==> flow/design.v <==
`timescale 1ns / 1ps
module atomik_delta_acc #(
    parameter DELTA_WIDTH = 64       
)(
    input  wire                     clk,             
    input  wire                     rst_n,           
    input  wire [DELTA_WIDTH-1:0]   delta_in,        
    input  wire                     delta_valid,     
    input  wire [DELTA_WIDTH-1:0]   initial_state_in,    
    input  wire                     load_initial,        
    output wire [DELTA_WIDTH-1:0]   initial_state_out,       
    output wire [DELTA_WIDTH-1:0]   delta_accumulator_out,   
    output wire                     accumulator_zero     
);
    reg [DELTA_WIDTH-1:0] initial_state;
    reg [DELTA_WIDTH-1:0] delta_accumulator;
    always @(posedge clk or negedge rst_n) begin
        if (!rst_n) begin
            initial_state     <= {DELTA_WIDTH{1'b0}};
            delta_accumulator <= {DELTA_WIDTH{1'b0}};
        end
        else begin
            if (load_initial) begin
                initial_state     <= initial_state_in;
                delta_accumulator <= {DELTA_WIDTH{1'b0}};   
            end
            if (delta_valid) begin
                delta_accumulator <= delta_accumulator ^ delta_in;
            end
        end
    end
    assign initial_state_out     = initial_state;
    assign delta_accumulator_out = delta_accumulator;
    assign accumulator_zero = ~(|delta_accumulator);
endmodule
`timescale 1ns / 1ps
module atomik_parallel_acc #(
    parameter DELTA_WIDTH = 64,      
    parameter N_BANKS     = 4,       
    parameter BANK_SEL_W  = (N_BANKS > 1) ? $clog2(N_BANKS) : 1   
)(
    input  wire                              clk,
    input  wire                              rst_n,
    input  wire [DELTA_WIDTH-1:0]            delta_in,
    input  wire                              delta_valid,
    input  wire [N_BANKS*DELTA_WIDTH-1:0]    delta_parallel_in,
    input  wire [N_BANKS-1:0]                delta_parallel_valid,
    input  wire                              parallel_mode,
    input  wire [DELTA_WIDTH-1:0]            initial_state_in,
    input  wire                              load_initial,
    output wire [DELTA_WIDTH-1:0]            current_state,
    output wire [DELTA_WIDTH-1:0]            merged_accumulator,
    output wire                              accumulator_zero,
    output wire [BANK_SEL_W-1:0]             current_bank,
    output wire [N_BANKS-1:0]                bank_active
);
    reg [DELTA_WIDTH-1:0] initial_state  ;
    reg [BANK_SEL_W-1:0] bank_sel;
    always @(posedge clk or negedge rst_n) begin
        if (!rst_n) begin
            initial_state <= {DELTA_WIDTH{1'b0}};
        end
        else if (load_initial) begin
            initial_state <= initial_state_in;
        end
    end
    always @(posedge clk or negedge rst_n) begin
        if (!rst_n) begin
            bank_sel <= {BANK_SEL_W{1'b0}};
        end
        else if (load_initial) begin
            bank_sel <= {BANK_SEL_W{1'b0}};
        end
        else if (!parallel_mode && delta_valid) begin
            if (bank_sel == N_BANKS - 1)
                bank_sel <= {BANK_SEL_W{1'b0}};
            else
                bank_sel <= bank_sel + 1'b1;
        end
    end
    wire [N_BANKS-1:0] bank_delta_valid;
    wire [DELTA_WIDTH-1:0] bank_delta_in [0:N_BANKS-1];
    genvar gi;
    generate
        for (gi = 0; gi < N_BANKS; gi = gi + 1) begin : bank_input_mux
            assign bank_delta_valid[gi] = parallel_mode
                ? delta_parallel_valid[gi]
                : (delta_valid && (bank_sel == gi));
            assign bank_delta_in[gi] = parallel_mode
                ? delta_parallel_in[(gi+1)*DELTA_WIDTH-1 -: DELTA_WIDTH]
                : delta_in;
        end
    endgenerate
    wire [DELTA_WIDTH-1:0] bank_acc [0:N_BANKS-1];
    generate
        for (gi = 0; gi < N_BANKS; gi = gi + 1) begin : banks
            atomik_delta_acc #(
                .DELTA_WIDTH(DELTA_WIDTH)
            ) u_bank (
                .clk                  (clk),
                .rst_n                (rst_n),
                .delta_in             (bank_delta_in[gi]),
                .delta_valid          (bank_delta_valid[gi]),
                .initial_state_in     ({DELTA_WIDTH{1'b0}}),
                .load_initial         (load_initial),
                .initial_state_out    (),   
                .delta_accumulator_out(bank_acc[gi]),
                .accumulator_zero     ()    
            );
        end
    endgenerate
    wire [DELTA_WIDTH-1:0] merge_node [0:2*N_BANKS-2];
    generate
        for (gi = 0; gi < N_BANKS; gi = gi + 1) begin : merge_leaf
            assign merge_node[gi] = bank_acc[gi];
        end
        for (gi = 0; gi < N_BANKS - 1; gi = gi + 1) begin : merge_inner
            assign merge_node[N_BANKS + gi] = merge_node[2*gi] ^ merge_node[2*gi + 1];
        end
    endgenerate
    wire [DELTA_WIDTH-1:0] merged_acc_comb  ;
    assign merged_acc_comb = merge_node[2*N_BANKS - 2];
    wire [DELTA_WIDTH-1:0] state_recon  ;
    assign state_recon        = initial_state ^ merged_acc_comb;
    assign current_state      = state_recon;
    assign merged_accumulator = merged_acc_comb;
    assign accumulator_zero   = ~(|merged_acc_comb);
    assign current_bank = bank_sel;
    assign bank_active  = bank_delta_valid;
endmodule
module atomik_top_parallel #(
    parameter integer SYS_CLK_HZ = 94_500_000,
    parameter integer BAUD_RATE  = 115200,
    parameter integer N_BANKS    = 4
)(
    input  wire       sys_clk,
    input  wire       sys_rst_n,
    input  wire       uart_rx,
    output wire       uart_tx,
    output wire [5:0] led
);
    wire clk_int;
    wire pll_lock;
    assign clk_int  = sys_clk;
    assign pll_lock = 1'b1;
    reg [15:0] por_cnt;
    always @(posedge sys_clk or negedge sys_rst_n) begin
        if (!sys_rst_n)
            por_cnt <= 16'd0;
        else if (por_cnt != 16'hFFFF)
            por_cnt <= por_cnt + 16'd1;
    end
    wire por_done = (por_cnt == 16'hFFFF);
    reg [2:0] rst_sync;
    always @(posedge clk_int or negedge sys_rst_n) begin
        if (!sys_rst_n)
            rst_sync <= 3'b000;
        else
            rst_sync <= {rst_sync[1:0], (por_done & pll_lock)};
    end
    wire internal_rst_n = rst_sync[2];
    reg [23:0] heartbeat_cnt;
    always @(posedge clk_int or negedge internal_rst_n) begin
        if (!internal_rst_n)
            heartbeat_cnt <= 24'd0;
        else
            heartbeat_cnt <= heartbeat_cnt + 24'd1;
    end
    localparam integer BAUD_DIV = SYS_CLK_HZ / BAUD_RATE;
    localparam integer HALF_BIT = BAUD_DIV / 2;
    reg [15:0] rx_baud_cnt;
    reg [3:0]  rx_bit_cnt;
    reg [7:0]  rx_shift;
    reg [7:0]  rx_data;
    reg        rx_valid;
    reg [1:0]  rx_state;
    reg [2:0]  rx_sync;
    wire rx_pin = rx_sync[2];
    always @(posedge clk_int or negedge internal_rst_n) begin
        if (!internal_rst_n)
            rx_sync <= 3'b111;
        else
            rx_sync <= {rx_sync[1:0], uart_rx};
    end
    localparam RX_IDLE  = 2'd0;
    localparam RX_START = 2'd1;
    localparam RX_DATA  = 2'd2;
    localparam RX_STOP  = 2'd3;
    always @(posedge clk_int or negedge internal_rst_n) begin
        if (!internal_rst_n) begin
            rx_state    <= RX_IDLE;
            rx_baud_cnt <= 16'd0;
            rx_bit_cnt  <= 4'd0;
            rx_shift    <= 8'd0;
            rx_data     <= 8'd0;
            rx_valid    <= 1'b0;
        end else begin
            rx_valid <= 1'b0;
            case (rx_state)
                RX_IDLE: begin
                    if (!rx_pin) begin
                        rx_state    <= RX_START;
                        rx_baud_cnt <= 16'd0;
                    end
                end
                RX_START: begin
                    if (rx_baud_cnt == HALF_BIT[15:0]) begin
                        if (!rx_pin) begin
                            rx_state    <= RX_DATA;
                            rx_baud_cnt <= 16'd0;
                            rx_bit_cnt  <= 4'd0;
                        end else begin
                            rx_state <= RX_IDLE;
                        end
                    end else begin
                        rx_baud_cnt <= rx_baud_cnt + 16'd1;
                    end
                end
                RX_DATA: begin
                    if (rx_baud_cnt == BAUD_DIV[15:0] - 1) begin
                        rx_baud_cnt <= 16'd0;
                        rx_shift    <= {rx_pin, rx_shift[7:1]};
                        if (rx_bit_cnt == 4'd7)
                            rx_state <= RX_STOP;
                        else
                            rx_bit_cnt <= rx_bit_cnt + 4'd1;
                    end else begin
                        rx_baud_cnt <= rx_baud_cnt + 16'd1;
                    end
                end
                RX_STOP: begin
                    if (rx_baud_cnt == BAUD_DIV[15:0] - 1) begin
                        rx_data  <= rx_shift;
                        rx_valid <= 1'b1;
                        rx_state <= RX_IDLE;
                    end else begin
                        rx_baud_cnt <= rx_baud_cnt + 16'd1;
                    end
                end
            endcase
        end
    end
    reg [15:0] tx_baud_cnt;
    reg [3:0]  tx_bit_cnt;
    reg [7:0]  tx_shift;
    reg        tx_busy;
    reg        tx_out;
    reg        tx_start;
    reg [7:0]  tx_data;
    assign uart_tx = tx_out;
    always @(posedge clk_int or negedge internal_rst_n) begin
        if (!internal_rst_n) begin
            tx_baud_cnt <= 16'd0;
            tx_bit_cnt  <= 4'd0;
            tx_shift    <= 8'hFF;
            tx_busy     <= 1'b0;
            tx_out      <= 1'b1;
        end else begin
            if (!tx_busy && tx_start) begin
                tx_shift    <= tx_data;
                tx_busy     <= 1'b1;
                tx_bit_cnt  <= 4'd0;
                tx_baud_cnt <= 16'd0;
                tx_out      <= 1'b0;
            end else if (tx_busy) begin
                if (tx_baud_cnt == BAUD_DIV[15:0] - 1) begin
                    tx_baud_cnt <= 16'd0;
                    tx_bit_cnt  <= tx_bit_cnt + 4'd1;
                    case (tx_bit_cnt)
                        4'd0, 4'd1, 4'd2, 4'd3, 4'd4, 4'd5, 4'd6, 4'd7: begin
                            tx_out   <= tx_shift[0];
                            tx_shift <= {1'b1, tx_shift[7:1]};
                        end
                        4'd8: tx_out <= 1'b1;
                        4'd9: begin
                            tx_busy <= 1'b0;
                            tx_out  <= 1'b1;
                        end
                        default: begin
                            tx_busy <= 1'b0;
                            tx_out  <= 1'b1;
                        end
                    endcase
                end else begin
                    tx_baud_cnt <= tx_baud_cnt + 16'd1;
                end
            end
        end
    end
    reg         par_delta_valid;
    reg  [63:0] par_delta_in;
    reg         par_load_initial;
    reg  [63:0] par_initial_state_in;
    wire [63:0] par_current_state;
    wire [63:0] par_merged_acc;
    wire        par_acc_zero;
    atomik_parallel_acc #(
        .DELTA_WIDTH (64),
        .N_BANKS     (N_BANKS)
    ) u_parallel_acc (
        .clk                  (clk_int),
        .rst_n                (internal_rst_n),
        .delta_in             (par_delta_in),
        .delta_valid          (par_delta_valid),
        .delta_parallel_in    ({N_BANKS*64{1'b0}}),
        .delta_parallel_valid ({N_BANKS{1'b0}}),
        .parallel_mode        (1'b0),    
        .initial_state_in     (par_initial_state_in),
        .load_initial         (par_load_initial),
        .current_state        (par_current_state),
        .merged_accumulator   (par_merged_acc),
        .accumulator_zero     (par_acc_zero),
        .current_bank         (),
        .bank_active          ()
    );
    localparam CMD_IDLE      = 4'd0;
    localparam CMD_LOAD      = 4'd1;
    localparam CMD_ACCUM     = 4'd2;
    localparam CMD_READ      = 4'd3;
    localparam CMD_READ_WAIT = 4'd4;
    localparam CMD_STATUS    = 4'd5;
    localparam CMD_TX_START  = 4'd7;
    localparam CMD_TX_WAIT   = 4'd8;
    localparam CMD_TX_DONE   = 4'd9;
    reg [3:0]  cmd_state;
    reg [3:0]  byte_cnt;
    reg [63:0] cmd_buffer;
    reg [63:0] tx_buffer;
    reg [3:0]  tx_byte_cnt;
    reg [3:0]  tx_bytes_total;
    reg        cmd_active;
    always @(posedge clk_int or negedge internal_rst_n) begin
        if (!internal_rst_n) begin
            cmd_state            <= CMD_IDLE;
            byte_cnt             <= 4'd0;
            cmd_buffer           <= 64'd0;
            tx_buffer            <= 64'd0;
            tx_byte_cnt          <= 4'd0;
            tx_bytes_total       <= 4'd0;
            tx_start             <= 1'b0;
            tx_data              <= 8'd0;
            cmd_active           <= 1'b0;
            par_delta_valid      <= 1'b0;
            par_delta_in         <= 64'd0;
            par_load_initial     <= 1'b0;
            par_initial_state_in <= 64'd0;
        end else begin
            tx_start         <= 1'b0;
            par_delta_valid  <= 1'b0;
            par_load_initial <= 1'b0;
            case (cmd_state)
                CMD_IDLE: begin
                    cmd_active <= 1'b0;
                    if (rx_valid) begin
                        case (rx_data)
                            8'h4C: begin   
                                cmd_state  <= CMD_LOAD;
                                byte_cnt   <= 4'd0;
                                cmd_buffer <= 64'd0;
                                cmd_active <= 1'b1;
                            end
                            8'h41: begin   
                                cmd_state  <= CMD_ACCUM;
                                byte_cnt   <= 4'd0;
                                cmd_buffer <= 64'd0;
                                cmd_active <= 1'b1;
                            end
                            8'h52: begin   
                                cmd_state  <= CMD_READ;
                                cmd_active <= 1'b1;
                            end
                            8'h53: begin   
                                cmd_state  <= CMD_STATUS;
                                cmd_active <= 1'b1;
                            end
                            default: ;
                        endcase
                    end
                end
                CMD_LOAD: begin
                    if (rx_valid) begin
                        cmd_buffer <= {cmd_buffer[55:0], rx_data};
                        if (byte_cnt == 4'd7) begin
                            par_initial_state_in <= {cmd_buffer[55:0], rx_data};
                            par_load_initial     <= 1'b1;
                            cmd_state            <= CMD_IDLE;
                            cmd_active           <= 1'b0;
                        end else begin
                            byte_cnt <= byte_cnt + 4'd1;
                        end
                    end
                end
                CMD_ACCUM: begin
                    if (rx_valid) begin
                        cmd_buffer <= {cmd_buffer[55:0], rx_data};
                        if (byte_cnt == 4'd7) begin
                            par_delta_in    <= {cmd_buffer[55:0], rx_data};
                            par_delta_valid <= 1'b1;
                            cmd_state       <= CMD_IDLE;
                            cmd_active      <= 1'b0;
                        end else begin
                            byte_cnt <= byte_cnt + 4'd1;
                        end
                    end
                end
                CMD_READ: begin
                    cmd_state <= CMD_READ_WAIT;
                end
                CMD_READ_WAIT: begin
                    tx_buffer      <= par_current_state;
                    tx_byte_cnt    <= 4'd0;
                    tx_bytes_total <= 4'd8;
                    cmd_state      <= CMD_TX_START;
                end
                CMD_STATUS: begin
                    tx_buffer      <= {par_acc_zero, 63'd0};
                    tx_byte_cnt    <= 4'd0;
                    tx_bytes_total <= 4'd1;
                    cmd_state      <= CMD_TX_START;
                end
                CMD_TX_START: begin
                    if (tx_byte_cnt < tx_bytes_total) begin
                        tx_data     <= tx_buffer[63:56];
                        tx_buffer   <= {tx_buffer[55:0], 8'd0};
                        tx_start    <= 1'b1;
                        tx_byte_cnt <= tx_byte_cnt + 4'd1;
                        cmd_state   <= CMD_TX_WAIT;
                    end else begin
                        cmd_state <= CMD_IDLE;
                    end
                end
                CMD_TX_WAIT: begin
                    if (tx_busy)
                        cmd_state <= CMD_TX_DONE;
                end
                CMD_TX_DONE: begin
                    if (!tx_busy) begin
                        if (tx_byte_cnt < tx_bytes_total)
                            cmd_state <= CMD_TX_START;
                        else
                            cmd_state <= CMD_IDLE;
                    end
                end
                default: cmd_state <= CMD_IDLE;
            endcase
        end
    end
    reg [19:0] rx_activity;
    always @(posedge clk_int or negedge internal_rst_n) begin
        if (!internal_rst_n)
            rx_activity <= 20'd0;
        else if (rx_valid)
            rx_activity <= 20'hFFFFF;
        else if (rx_activity != 20'd0)
            rx_activity <= rx_activity - 20'd1;
    end
    assign led[5] = ~pll_lock;
    assign led[4] = ~heartbeat_cnt[23];
    assign led[3] = ~cmd_active;
    assign led[2] = ~par_acc_zero;
    assign led[1] = ~tx_busy;
    assign led[0] = ~(rx_activity != 20'd0);
endmodule
Tool chain data of atomik_top_parallel
The steps from the RTL of atomik_top_parallel to its reports follow in flow order.
Lines are those of the file above, counted from 1.
Operators carry their Yosys type and port widths (W data, S select, Z words).
Not given: n/a

set-up
  top module = atomik_top_parallel
  clock input = sys_clk
  library = sky130hd
  library corner = tt_025C_1v80

Word level
Yosys after proc, flatten, opt, wreduce and memory -nomap, before mapping. Print and check cells are not counted.

bit counts
  register bits = 733
  bits in latches = 0
  bits in writable memories = 0
  bits in read-only memories = 0
  word width x clocked read ports = 0
  memories = 0
  input port bits = 3
  output and inout port bits = 7
  cells after elaboration = 239

operators by class
  add/subtract/negate cells = 10
  multiply operators = 0
  divide/modulo/power cells = 0
  order comparisons = 1
  eq/ne operators = 50
  shifts and indexed selects = 0
  mux-type cells = 81
  bitwise operators = 13
  reductions and logical operators = 49

operator list
  kind                     number
  $xor A64 B64 Y64         8
  $mux W64                 6
  $pmux W64 S3             1
  $mux W56                 3
  $pmux W56 S2             1
  $mux W16                 7
  $mux W4                  18
  $reduce_or A64 Y1        1
  $pmux W16 S4             1
  $add A16 B1 Y16 const B  3
  $mux W20                 2
  $eq A4 B3 Y1 const B     9
  $eq A16 B10 Y1 const B   2
  $eq A8 B7 Y1 const B     4
  $pmux W4 S2              4
  $mux W8                  4
  $ne A2 B2 Y1 const B     14
  $pmux W4 S7              1
  $reduce_bool A2 Y1       12
  $add A24 B1 Y24 const B  1
  $sub A20 B1 Y20 const B  1
  $reduce_bool A20 Y1      1
  $mux W1                  20
  $mux W2                  9
  $eq A16 B16 Y1 const B   1
  $ne A16 B16 Y1 const B   1
  $eq A16 B9 Y1 const B    1
  $add A4 B1 Y4 const B    4

Other operator kinds: 29; their cells: 64.

Logic depth
Longest topological path by Yosys (ltp), each cell counted once; first at word level (registers and memories cut), then after technology mapping (sequential cells cut; the memories' decode and read muxes count).

depth
  depth after elaboration = 6
  ABC_AREA = 1
  gate-level depth with buffers = 13
  gate-level depth less buffers = 13

After synthesis
The flow's flattened synthesis, as Yosys stat reports it; memories are mapped. The netlist is that of the ABC_AREA named above (0 if unset); the other value can give another one.

synthesis totals
  mapped cells = 4636
  cell area after synthesis = 36523.8 µm²
  sequential part of the area = 18485.2 µm²
  flip-flop cells = 738
  buffer cells = 143

cells by type
  cell type                  number  area in all (µm²)
  sky130_fd_sc_hd__dfrtp_1   724     1.81E+04
  sky130_fd_sc_hd__nand2_1   1622    6.09E+03
  sky130_fd_sc_hd__o21ai_0   497     2.49E+03
  sky130_fd_sc_hd__inv_1     529     1.99E+03
  sky130_fd_sc_hd__nand3_1   348     1741.67
  sky130_fd_sc_hd__xor2_1    125     1094.8
  sky130_fd_sc_hd__nor2_1    165     619.344
  sky130_fd_sc_hd__nand3_2   48      480.461
  sky130_fd_sc_hd__xnor2_1   50      437.92
  sky130_fd_sc_hd__a22oi_1   55      412.896
  sky130_fd_sc_hd__clkbuf_1  101     379.114
  sky130_fd_sc_hd__dfstp_2   14      367.853
  sky130_fd_sc_hd__o21ai_1   72      360.346
  sky130_fd_sc_hd__o21ai_2   31      271.51
  sky130_fd_sc_hd__ha_1      19      237.728
  sky130_fd_sc_hd__nand4_1   36      225.216
  sky130_fd_sc_hd__a21oi_1   28      140.134
  sky130_fd_sc_hd__buf_2     26      130.125

Not listed: further types 29, cells in them 146.

Timing after synthesis
Path of least setup slack by OpenSTA after synthesis, without wires, with an ideal clock, recovery checks aside; 20% of the period is set as input and as output delay. Where synthesis merged equal registers, the netlist keeps one of their names.

timing path after synthesis
  kind = register to output
  start point = reg u_parallel_acc.banks[2].u_bank.delta_accumulator[62]
  end point = out led[2]
  clock period = 10.0 ns
  external output delay = 2.000 ns
  launch time at the first pin = 0.000 ns
  arrival = 1.192 ns
  required time = 8.000 ns
  path slack = 6.808 ns
  path delay = 1.192 ns
  driving pins on the path = 13
  buffers on the path = 0
  synthesis period reached = 3.192 ns

"path delay" = arrival - input delay + setup time.
A path that ends at an output port has no setup time.
"driving pins on the path" counts driving pins, that of a launching flip-flop among them; a cell with two outputs on the path counts twice.
"synthesis period reached" is the clock period less the worst setup slack; recovery checks do not enter. This is arithmetic on one report: input and output delays are still those of the set period (20% each).
Between the ends stands the longest chain of elaborated cells between them, by number of cells; it is not shown to be the way that was timed. Of several equally long chains one is given.
A line is the first line of the expression or statement that the cell stems from. Yosys adds cells for indexed reads and writes and turns some case tables into memories.
A register here has more assigning lines than the two given.

on the way, after synthesis
  path through = sky130_fd_sc_hd__dfrtp_1 sky130_fd_sc_hd__inv_1 sky130_fd_sc_hd__nand2_1 sky130_fd_sc_hd__nand2_1 sky130_fd_sc_hd__inv_1 sky130_fd_sc_hd__nand2_1 sky130_fd_sc_hd__nand2_1 sky130_fd_sc_hd__nor2_1 sky130_fd_sc_hd__nand2_1 sky130_fd_sc_hd__nor2_1 sky130_fd_sc_hd__nand2_1 sky130_fd_sc_hd__nor2_1 sky130_fd_sc_hd__nand2_1
  length of the longest elaborated chain = 3
  elaborated cells between the ends (all ways) = 3
  source lines of those cells = 2
  those cells by class = logic (2); reduce/logical (1)

ends and longest elaborated chain, after synthesis
  element              RTL line  RTL
  start, declared      16        reg [DELTA_WIDTH-1:0] delta_accumulator;
  start, assigned      20        delta_accumulator <= {DELTA_WIDTH{1'b0}};
  start, assigned      28        delta_accumulator <= delta_accumulator ^ delta_in;
  $xor A64 B64 Y64 x2  118       assign merge_node[N_BANKS + gi] = merge_node[2*gi] ^ merge_node[2*gi + 1];
  $reduce_or A64 Y1    127       assign accumulator_zero   = ~(|merged_acc_comb);
  end, declared        140       output wire [5:0] led

Path in the finished layout
From the final timing report of run A: the path of least setup slack in the routed layout; clock arrival at registers is part of the times.

timing path after layout
  kind = register to output
  start point = reg rx_activity[8]
  end point = out led[0]
  clock period = 5.67 ns
  external output delay = 1.13 ns
  launch time at the first pin = 0.64 ns
  arrival = 2.55 ns
  required time = 4.54 ns
  path slack = 1.98 ns
  driving pins on the path = 7
  buffers on the path = 1

Between the ends stands the longest chain of elaborated cells between them, by number of cells; it is not shown to be the way that was timed. Of several equally long chains one is given.
A register here has more assigning lines than the two given.

on the way, after layout
  path through = sky130_fd_sc_hd__dfrtp_1 sky130_fd_sc_hd__nor2_1 sky130_fd_sc_hd__nand2_1 sky130_fd_sc_hd__nor2_2 sky130_fd_sc_hd__nand3_1 sky130_fd_sc_hd__inv_2 sky130_fd_sc_hd__clkdlybuf4s50_1
  length of the longest elaborated chain = 2
  elaborated cells between the ends (all ways) = 2
  those cells by class = logic (1); reduce/logical (1)

ends and longest elaborated chain, after layout
  element              RTL line  RTL
  start, declared      448       reg [19:0] rx_activity;
  start, assigned      451       rx_activity <= 20'd0;
  start, assigned      455       rx_activity <= rx_activity - 20'd1;
  $reduce_bool A20 Y1  462       assign led[0] = ~(rx_activity != 20'd0);
  $not A1 Y1           462
  end, declared        140       output wire [5:0] led

Subject: atomik_top_parallel on sky130hd, stored results

Hello all,

Module atomik_top_parallel, platform sky130hd: 5 stored runs of the flow (Yosys, OpenROAD) with differing settings, in no particular order. Input and output delays are each 20% of the period that was set; the output load is 0.01 pF.
"achieved clock period (ns)" is the run's clock period less its worst setup slack. It is reckoned from that one timing run; input and output delays stay at 20% of the period that was set.
By "finish__power__total" is meant OpenSTA's value without simulated activity: inputs other than the clock are taken to toggle once in ten clock periods, and the tool carries that through the logic.

settings of run A
{
  "ABC_AREA": 1,
  "CORE_MARGIN": 2,
  "CORE_UTILIZATION": 20,
  "CTS_CLUSTER_DIAMETER": 176,
  "GPL_TIMING_DRIVEN": 1,
  "MAX_ROUTING_LAYER": "met5",
  "SETUP_SLACK_MARGIN": 1.51,
  "SLEW_MARGIN": 5,
  "TNS_END_PERCENT": 40,
  "period_ns": 5.67,
  "CAP_MARGIN": 20
}
report of run A
yosys chip area after synthesis (um^2): 36523.8
finish__design__die__area: 186054.0
finish__design__instance__area__stdcell: 41700.0
finish__design__instance__utilization: 0.2302
finish__timing__setup__ws: 1.983
finish__timing__setup__tns: 0.000
finish__timing__hold__ws: 0.344
finish__power__total: 1.029e-02
achieved clock period (ns): 3.687

settings of run B
{
  "ABC_AREA": 0,
  "CAP_MARGIN": 20,
  "CELL_PAD_IN_SITES_GLOBAL_PLACEMENT": 0,
  "CORE_UTILIZATION": 36,
  "CTS_CLUSTER_DIAMETER": 149,
  "GPL_TIMING_DRIVEN": 1,
  "MIN_ROUTING_LAYER": "met1",
  "PLACE_DENSITY_LB_ADDON": 0.23,
  "SLEW_MARGIN": 25,
  "period_ns": 7.12,
  "CORE_MARGIN": 2
}
report of run B
yosys chip area after synthesis (um^2): 33967.6
finish__design__die__area: 96826.8
finish__design__instance__area__stdcell: 38145.3
finish__design__instance__utilization: 0.4081
finish__timing__setup__ws: 1.972
finish__timing__setup__tns: 0.000
finish__timing__hold__ws: 0.173
finish__power__total: 8.911e-03
achieved clock period (ns): 5.149

settings of run C
{
  "CAP_MARGIN": 0,
  "CELL_PAD_IN_SITES_DETAIL_PLACEMENT": 2,
  "CELL_PAD_IN_SITES_GLOBAL_PLACEMENT": 1,
  "CORE_UTILIZATION": 19,
  "CTS_CLUSTER_DIAMETER": 121,
  "GPL_ROUTABILITY_DRIVEN": 1,
  "GPL_TIMING_DRIVEN": 0,
  "HOLD_SLACK_MARGIN": -0.04,
  "MAX_ROUTING_LAYER": "met5",
  "MIN_ROUTING_LAYER": "met2",
  "PLACE_DENSITY_LB_ADDON": 0.27,
  "TNS_END_PERCENT": 30,
  "period_ns": 4.53,
  "CORE_MARGIN": 2,
  "SLEW_MARGIN": 20
}
report of run C
yosys chip area after synthesis (um^2): 33967.6
finish__design__die__area: 182175.0
finish__design__instance__area__stdcell: 40894.2
finish__design__instance__utilization: 0.2297
finish__timing__setup__ws: 0.076
finish__timing__setup__tns: 0.000
finish__timing__hold__ws: 0.191
finish__power__total: 1.438e-02
achieved clock period (ns): 4.454

settings of run D
{
  "CAP_MARGIN": 15,
  "CELL_PAD_IN_SITES_DETAIL_PLACEMENT": 0,
  "CORE_ASPECT_RATIO": 0.65,
  "CORE_MARGIN": 2,
  "CORE_UTILIZATION": 58,
  "CTS_CLUSTER_DIAMETER": 278,
  "CTS_CLUSTER_SIZE": 92,
  "GPL_ROUTABILITY_DRIVEN": 0,
  "HOLD_SLACK_MARGIN": -0.04,
  "MIN_ROUTING_LAYER": "met2",
  "PLACE_DENSITY_LB_ADDON": 0.27,
  "SLEW_MARGIN": 40,
  "period_ns": 3.65
}
report of run D
yosys chip area after synthesis (um^2): 33967.6
finish__design__die__area: 60562.3
finish__design__instance__area__stdcell: 35472.8
finish__design__instance__utilization: 0.6134
finish__timing__setup__ws: -0.311
finish__timing__setup__tns: -0.311
finish__timing__hold__ws: 0.251
finish__power__total: 1.138e-02
achieved clock period (ns): 3.961

settings of run E
{
  "CELL_PAD_IN_SITES_DETAIL_PLACEMENT": 0,
  "CORE_MARGIN": 3,
  "CORE_UTILIZATION": 22,
  "CTS_CLUSTER_DIAMETER": 278,
  "CTS_CLUSTER_SIZE": 29,
  "GPL_ROUTABILITY_DRIVEN": 1,
  "PLACE_DENSITY_LB_ADDON": 0.11,
  "SETUP_SLACK_MARGIN": 0.77,
  "SLEW_MARGIN": 20,
  "period_ns": 5.43,
  "CAP_MARGIN": 20
}
report of run E
yosys chip area after synthesis (um^2): 33967.6
finish__design__die__area: 159149.0
finish__design__instance__area__stdcell: 36963.0
finish__design__instance__utilization: 0.2422
finish__timing__setup__ws: 1.001
finish__timing__setup__tns: 0.000
finish__timing__hold__ws: 0.362
finish__power__total: 8.394e-03
achieved clock period (ns): 4.429

Thanks
